==> flow/design.v <==
`timescale 1ns / 1ps
module alu_top(
    input             clk,
    input      [31:0] a_in,
    input      [31:0] b_in,
    input      [3:0]  aluc_in,
    output reg [31:0] r_out,
    output reg        zero_out,
    output reg        overflow_out
    );
    reg  [31:0] a_q, b_q;
    reg  [3:0]  aluc_q;
    wire [31:0] r;
    wire        zero, overflow;
    alu u_alu(.a(a_q), .b(b_q), .overflow(overflow), .zero(zero), .r(r), .aluc(aluc_q));
    always @(posedge clk) begin
        a_q          <= a_in;
        b_q          <= b_in;
        aluc_q       <= aluc_in;
        r_out        <= r;
        zero_out     <= zero;
        overflow_out <= overflow;
    end
endmodule

`timescale 1ns / 1ps
module alu(
    input [31:0]a,
    input [31:0]b,
    output overflow,
    output zero,
    output [31:0]r,
    input [3:0] aluc   
    );
    parameter Add    =    3'b000;     
    parameter Addu    =    3'b010;     
    parameter Sub    =     3'b001;     
    parameter Subu    =    3'b011;     
    parameter And    =    3'b100;     
    parameter Or    =    3'b101;     
    parameter Xor    =    3'b110;     
	 parameter Lui1    =    3'b111;     
	 wire signed [31:0] sa=a,sb=b;
	 reg [32:0]result;
always@(*)begin
        case(aluc)
            Addu: begin
                result=a+b;
            end
            Subu: begin
                result=a-b;
            end
            Add: begin
                result=sa+sb;
            end
            Sub: begin
                result=sa-sb;
            end
            And: begin
                result=a&b;
            end
            Or: begin
                result=a|b;
            end
            Xor: begin
                result=a^b;
            end
            Lui1: begin
				result = {b[15:0], 16'b0};
				end
            default:
                result=a+b;
        endcase
    end
    assign r=result[31:0];
    assign zero=(r==32'b0)?1:0;
    assign overflow=result[32];
endmodule
# Reports on alu_top

Tool output for the design above before and after an edit, in the order of the flow.
"original" refers to lines of the RTL above, "edited" to lines of the edited file.
"difference" is "edited" less "original", of the values as shown; "relative change" is that difference over "original", in percent.
Operators: Yosys type, input widths -> output width; for muxes data width and select width s.
Cell names lack the library's common part.
A cell with - has no value.

Top: alu_top
Clock input: clk
Library: sky130hd
Timing corner: tt_025C_1v80

# Edit of the RTL

Unified diff, file above to edited file.
The edited RTL no longer does the same as the RTL above: the edit was made by script, with no optimisation intended.

```diff
@@ -23,8 +23,7 @@
     end
 endmodule
-
 `timescale 1ns / 1ps
 module alu(
-    input [31:0]a,
+    input [15:0]a,
     input [31:0]b,
     output overflow,
```

# Elaborated design

Counts by Yosys on the flattened word-level netlist (proc, flatten, opt, wreduce; memories kept). Register bits leave out memories and registers merged into their read ports (data or address); mux counts leave out enables and synchronous resets folded into registers. Print and check cells are left out.

Word-level totals:

| element                     | original | edited | difference | relative change (%) |
| flip-flop bits (word level) | 102      | 86     | -16        | -15.69 |
| input bits                  | 69       | 69     | 0          | 0.00 |
| output and inout port bits  | 34       | 34     | 0          | 0.00 |
| word-level cells            | 23       | 23     | 0          | 0.00 |

Operators by class:

| element                          | original | edited | difference | relative change (%) |
| $add $sub $neg                   | 4        | 4      | 0          | 0.00 |
| eq/ne operators                  | 6        | 6      | 0          | 0.00 |
| mux-type cells                   | 2        | 2      | 0          | 0.00 |
| bitwise operators                | 3        | 3      | 0          | 0.00 |
| reductions and logical operators | 2        | 2      | 0          | 0.00 |

Operators with widths:

| operator           | original | edited | difference | relative change (%) |
| $add 32x32->33     | 2        | 0      | -2         | -100.00 |
| $sub 32x32->33     | 2        | 0      | -2         | -100.00 |
| $and 32x32->32     | 1        | 0      | -1         | -100.00 |
| $or 32x32->32      | 1        | 0      | -1         | -100.00 |
| $xor 32x32->32     | 1        | 0      | -1         | -100.00 |
| $add 16x32->33     | 0        | 1      | +1         | - |
| $add 17x32->33     | 0        | 1      | +1         | - |
| $and 16x32->32     | 0        | 1      | +1         | - |
| $or 16x32->32      | 0        | 1      | +1         | - |
| $sub 16x32->33     | 0        | 1      | +1         | - |
| $sub 17x32->33     | 0        | 1      | +1         | - |
| $xor 16x32->32     | 0        | 1      | +1         | - |
| $eq 4x3->1 const B | 4        | 4      | 0          | 0.00 |
| $eq 4x1->1 const B | 1        | 1      | 0          | 0.00 |
| $eq 4x2->1 const B | 1        | 1      | 0          | 0.00 |
| $logic_not 32->1   | 1        | 1      | 0          | 0.00 |
| $logic_not 4->1    | 1        | 1      | 0          | 0.00 |
| $mux 1             | 1        | 1      | 0          | 0.00 |
| $pmux 33 s7        | 1        | 1      | 0          | 0.00 |

# Logic depth

Depth = most cells in a row (Yosys ltp): at word level without a register or memory, in the mapped netlist without a sequential cell, where the memories' decode and read muxes count.

Logic depth:

| element                 | original | edited | difference | relative change (%) |
| depth after elaboration | 4        | 4      | 0          | 0.00 |
| ABC_AREA                | 0        | 0      | -          | - |
| mapped depth            | 24       | 22     | -2         | -8.33 |

# After synthesis

Source: synth_stat.txt of the flow (Yosys; design flattened, memories mapped). It holds for the ABC_AREA given above (unset counts as 0); a run with the other value may have another netlist.

Cell types:

| type     | original | edited | difference | relative change (%) |
| ha_1     | 128      | 64     | -64        | -50.00 |
| inv_1    | 89       | 42     | -47        | -52.81 |
| o21ai_0  | 41       | 71     | +30        | +73.17 |
| clkbuf_1 | 29       | 51     | +22        | +75.86 |
| mux2i_1  | 25       | 3      | -22        | -88.00 |
| nand2_1  | 91       | 70     | -21        | -23.08 |
| dfxtp_1  | 102      | 86     | -16        | -15.69 |
| xnor2_1  | 86       | 70     | -16        | -18.60 |
| a21o_1   | 23       | 8      | -15        | -65.22 |
| o22ai_1  | 16       | 3      | -13        | -81.25 |
| nor4_1   | 4        | 17     | +13        | +325.00 |
| xor2_1   | 18       | 27     | +9         | +50.00 |
| mux4_2   | 9        | 0      | -9         | -100.00 |
| buf_2    | 9        | 1      | -8         | -88.89 |
| nor3_1   | 20       | 27     | +7         | +35.00 |
| o21ai_1  | 7        | 0      | -7         | -100.00 |
| nand3_1  | 19       | 25     | +6         | +31.58 |
| a211oi_1 | 13       | 19     | +6         | +46.15 |

Not every row of either side is listed.

Mapped netlist:

| element                           | original  | edited    | difference | relative change (%) |
| cells in the netlist              | 1117      | 952       | -165       | -14.77 |
| synthesis area (mm2)              | 0.0091588 | 0.0072932 | -0.0018656 | -20.37 |
| sequential part of the area (mm2) | 0.002042  | 0.0017217 | -0.0003203 | -15.69 |
| flip-flops                        | 102       | 86        | -16        | -15.69 |

The figures by module come from a second, unflattened synthesis with its own total; it is not the netlist above.

Unflattened totals:

| element                            | original  | edited    | difference | relative change (%) |
| cells (unflattened synthesis)      | 1147      | 899       | -248       | -21.62 |
| area (unflattened synthesis) (mm2) | 0.0093039 | 0.0073983 | -0.0019056 | -20.48 |

Rows give one instance, submodules left out.

By module, original:

| module  | times used | cells | area (mm2) | sequential area (mm2) |
| alu     | 1          | 1045  | 0.007262   | 0 |
| alu_top | 1          | 102   | 0.002042   | 0.002042 |

By module, edited:

| module  | times used | cells | area (mm2) | sequential area (mm2) |
| alu     | 1          | 813   | 0.0056767  | 0 |
| alu_top | 1          | 86    | 0.0017217  | 0.0017217 |

# Timing after synthesis

Source: OpenSTA report_checks on the synthesized netlist (no wires, ideal clock, input and output delay 20% of the period each), path of least setup slack; recovery checks are left aside. Register names are those of the netlist, which keeps one name where synthesis merged equal registers.

Timing after synthesis:

| element                           | original             | edited               | difference | relative change (%) |
| path kind                         | register to register | register to register | -          | - |
| from                              | register aluc_q[1]   | register aluc_q[1]   | -          | - |
| to                                | register zero_out    | register zero_out    | -          | - |
| period (ps)                       | 6000                 | 6000                 | 0          | 0.00 |
| launch time at the first pin (ps) | 0                    | 0                    | 0          | - |
| arrival time (ps)                 | 6025                 | 5015                 | -1010      | -16.76 |
| data required time (ps)           | 5935                 | 5927                 | -8         | -0.13 |
| path slack (ps)                   | -89                  | 912                  | +1001      | - |
| delay of the path (ps)            | 6090                 | 5088                 | -1002      | -16.45 |
| stages                            | 25                   | 20                   | -5         | -20.00 |
| buffers on the path               | 9                    | 3                    | -6         | -66.67 |
| synthesis period reached (ps)     | 6089                 | 5088                 | -1001      | -16.44 |

"delay of the path" = arrival - input delay + setup time.
"stages" counts driving pins, that of a launching flip-flop among them; a cell with two outputs on the path counts twice.
"synthesis period reached" = period - worst setup slack (recovery checks aside). The figure is calculated, with input and output delays left at 20% of the set period.
The rows between start and end are the longest chain of elaborated cells between them; the timing report does not say that the signal goes this way. Where chains are equally long, one stands for them.
Each line given opens the expression or statement behind the cell; cells for indexed reads and writes are added by Yosys, which also makes memories of some case tables.

Between the ends, after synthesis, original:
Cells stage by stage: dfxtp_1 > buf_6 > buf_6 > buf_6 > buf_2 > buf_1 > clkbuf_1 > clkbuf_1 > and3_1 > clkbuf_1 > buf_1 > nor2_1 > xnor2_1 > ha_1 > nand2b_1 > a21boi_1 > o21ai_4 > o21ai_1 > xnor2_1 > o221ai_1 > or4_1 > or4_1 > or4_1 > or4_1 > nor2_1
Length of the longest elaborated chain: 4

RTL lines, path after synthesis, original:

| element          | RTL line | text |
| start, declared  | 12       | `reg  [3:0]  aluc_q;` |
| start, assigned  | 19       | `aluc_q       <= aluc_in;` |
| $eq 4x3->1       | 46       | `case(aluc)` |
| $pmux 33 s7      | 46       |  |
| $logic_not 32->1 | 76       | `assign zero=(r==32'b0)?1:0;` |
| $mux 1           | 76       |  |
| end, assigned    | 21       | `zero_out     <= zero;` |
| end, declared    | 8        | `output reg        zero_out,` |

Nets of the timed path that keep an RTL name, with a line that drives or declares them; the list need not be complete.

Named nets, after synthesis, original:

| net   | RTL line |
| r[10] | 46 |

Between the ends, after synthesis, edited:
Cells stage by stage: dfxtp_1 > clkbuf_1 > nor4bb_1 > clkbuf_1 > buf_1 > nor2_1 > xnor2_1 > ha_1 > a211oi_1 > nor3b_1 > o22ai_1 > o32ai_1 > xor2_1 > a222oi_1 > o21ai_0 > a2111o_1 > or4_1 > nor4_1 > nand4b_1 > nor3_2
Length of the longest elaborated chain: 4

RTL lines, path after synthesis, edited:

| element          | RTL line | text |
| start, declared  | 12       | `reg  [3:0]  aluc_q;` |
| start, assigned  | 19       | `aluc_q       <= aluc_in;` |
| $eq 4x3->1       | 45       | `case(aluc)` |
| $pmux 33 s7      | 45       |  |
| $logic_not 32->1 | 75       | `assign zero=(r==32'b0)?1:0;` |
| $mux 1           | 75       |  |
| end, assigned    | 21       | `zero_out     <= zero;` |
| end, declared    | 8        | `output reg        zero_out,` |

Named nets, after synthesis, edited:

| net   | RTL line |
| r[16] | 45 |

# Path in the finished layout

From the final timing report of the runs of pair 1: the path of least setup slack in the routed layout; clock arrival at registers is part of the times.
The report prints the path's times to 10 ps; the period is as set.

Timing post-layout:

| element                           | original             | edited               | difference | relative change (%) |
| path kind                         | register to register | register to register | -          | - |
| from                              | register b_q[10]     | register b_q[0]      | -          | - |
| to                                | register zero_out    | register zero_out    | -          | - |
| period (ps)                       | 6000                 | 6000                 | 0          | 0.00 |
| launch time at the first pin (ps) | 360                  | 350                  | -10        | -2.78 |
| arrival time (ps)                 | 5940                 | 5760                 | -180       | -3.03 |
| data required time (ps)           | 6290                 | 6280                 | -10        | -0.16 |
| path slack (ps)                   | 360                  | 530                  | +170       | - |
| stages                            | 19                   | 22                   | +3         | +15.79 |
| buffers on the path               | 0                    | 0                    | 0          | - |

The rows between start and end are the longest chain of elaborated cells between them; the timing report does not say that the signal goes this way. Where chains are equally long, one stands for them.

Between the ends, post-layout, original:
Cells stage by stage: dfxtp_1 > or3_1 > or3_1 > or3_1 > nor4_1 > nand4_1 > nor4_4 > nand2_1 > nand2_1 > xnor2_1 > ha_1 > nor3b_1 > nor4_2 > nand4b_1 > or4_1 > or4_1 > or4_1 > or4_1 > nor2_1
Length of the longest elaborated chain: 4

RTL lines, path post-layout, original:

| element          | RTL line | text |
| start, declared  | 11       | `reg  [31:0] a_q, b_q;` |
| start, assigned  | 18       | `b_q          <= b_in;` |
| $add 32x32->33   | 72       | `result=a+b;` |
| $pmux 33 s7      | 46       | `case(aluc)` |
| $logic_not 32->1 | 76       | `assign zero=(r==32'b0)?1:0;` |
| $mux 1           | 76       |  |
| end, assigned    | 21       | `zero_out     <= zero;` |
| end, declared    | 8        | `output reg        zero_out,` |

Between the ends, post-layout, edited:
Cells stage by stage: dfxtp_1 > inv_1 > ha_1 > nor4b_1 > nand2_1 > nor3_1 > and3_1 > nor2_1 > xnor2_1 > ha_1 > nand2_1 > nor2_1 > a21oi_1 > o32ai_1 > xor2_1 > a222oi_1 > o21ai_0 > a2111o_1 > or4_1 > nor4_1 > nand4b_1 > nor3_2
Length of the longest elaborated chain: 4

RTL lines, path post-layout, edited:

| element          | RTL line | text |
| start, declared  | 11       | `reg  [31:0] a_q, b_q;` |
| start, assigned  | 18       | `b_q          <= b_in;` |
| $add 16x32->33   | 71       | `result=a+b;` |
| $pmux 33 s7      | 45       | `case(aluc)` |
| $logic_not 32->1 | 75       | `assign zero=(r==32'b0)?1:0;` |
| $mux 1           | 75       |  |
| end, assigned    | 21       | `zero_out     <= zero;` |
| end, declared    | 8        | `output reg        zero_out,` |

Nets of the timed path that keep an RTL name, with a line that drives or declares them; the list need not be complete.

Named nets, post-layout, edited:

| net   | RTL line |
| r[16] | 45 |

# Layout results

Runs of the flow (Yosys, OpenROAD) on both versions; the two runs of a pair have the same settings. The constraints put input and output delay at 20% of the set period each and load the outputs with 0.01 pF.

Flow settings, pair 1:
CORE_UTILIZATION: 40
period_ns: 6.0
CAP_MARGIN: 20
CORE_MARGIN: 2
SLEW_MARGIN: 20

Measured results, pair 1:

| element                                   | original  | edited    | difference | relative change (%) |
| synthesized cell area (mm2)               | 0.0091588 | 0.0072932 | -0.0018656 | -20.37 |
| die area (mm2)                            | 0.0241227 | 0.0193293 | -0.0047934 | -19.87 |
| std-cell area (final layout) (mm2)        | 0.0109392 | 0.0087471 | -0.0021921 | -20.04 |
| utilization in the final report (%)       | 48.5      | 48.9      | +0.4       | - |
| lowest setup slack (ps)                   | 357       | 528       | +171       | - |
| setup total negative slack (ps)           | 0         | 0         | 0          | - |
| worst hold slack in the final report (ps) | 797       | 704       | -93        | - |
| power consumption (W)                     | 0.002437  | 0.001958  | -0.000479  | -19.66 |
| reached clock period (ps)                 | 5643      | 5472      | -171       | -3.03 |

Flow settings, pair 2:
CELL_PAD_IN_SITES_GLOBAL_PLACEMENT: 3
CORE_UTILIZATION: 25
CTS_CLUSTER_SIZE: 88
GPL_ROUTABILITY_DRIVEN: 1
MIN_ROUTING_LAYER: met2
PLACE_DENSITY_LB_ADDON: 0.0
SETUP_SLACK_MARGIN: -0.94
TNS_END_PERCENT: 25
period_ns: 10.1
CAP_MARGIN: 20
CORE_MARGIN: 2
SLEW_MARGIN: 20

Measured results, pair 2:

| element                                   | original  | edited    | difference | relative change (%) |
| synthesized cell area (mm2)               | 0.0091588 | 0.0072932 | -0.0018656 | -20.37 |
| die area (mm2)                            | 0.0381831 | 0.030555  | -0.0076281 | -19.98 |
| std-cell area (final layout) (mm2)        | 0.0109643 | 0.0089085 | -0.0020558 | -18.75 |
| utilization in the final report (%)       | 30.2      | 31.0      | +0.8       | - |
| lowest setup slack (ps)                   | 2190      | 3511      | +1321      | - |
| setup total negative slack (ps)           | 0         | 0         | 0          | - |
| worst hold slack in the final report (ps) | 802       | 708       | -94        | - |
| power consumption (W)                     | 0.001551  | 0.0012    | -0.000351  | -22.63 |
| reached clock period (ps)                 | 7910      | 6589      | -1321      | -16.70 |

"reached clock period": clock period set for the run, less the worst setup slack. It is reckoned from that one timing run; input and output delays stay at 20% of the period that was set.
"power consumption": no workload was simulated; the value follows from the tool's default switching activity.
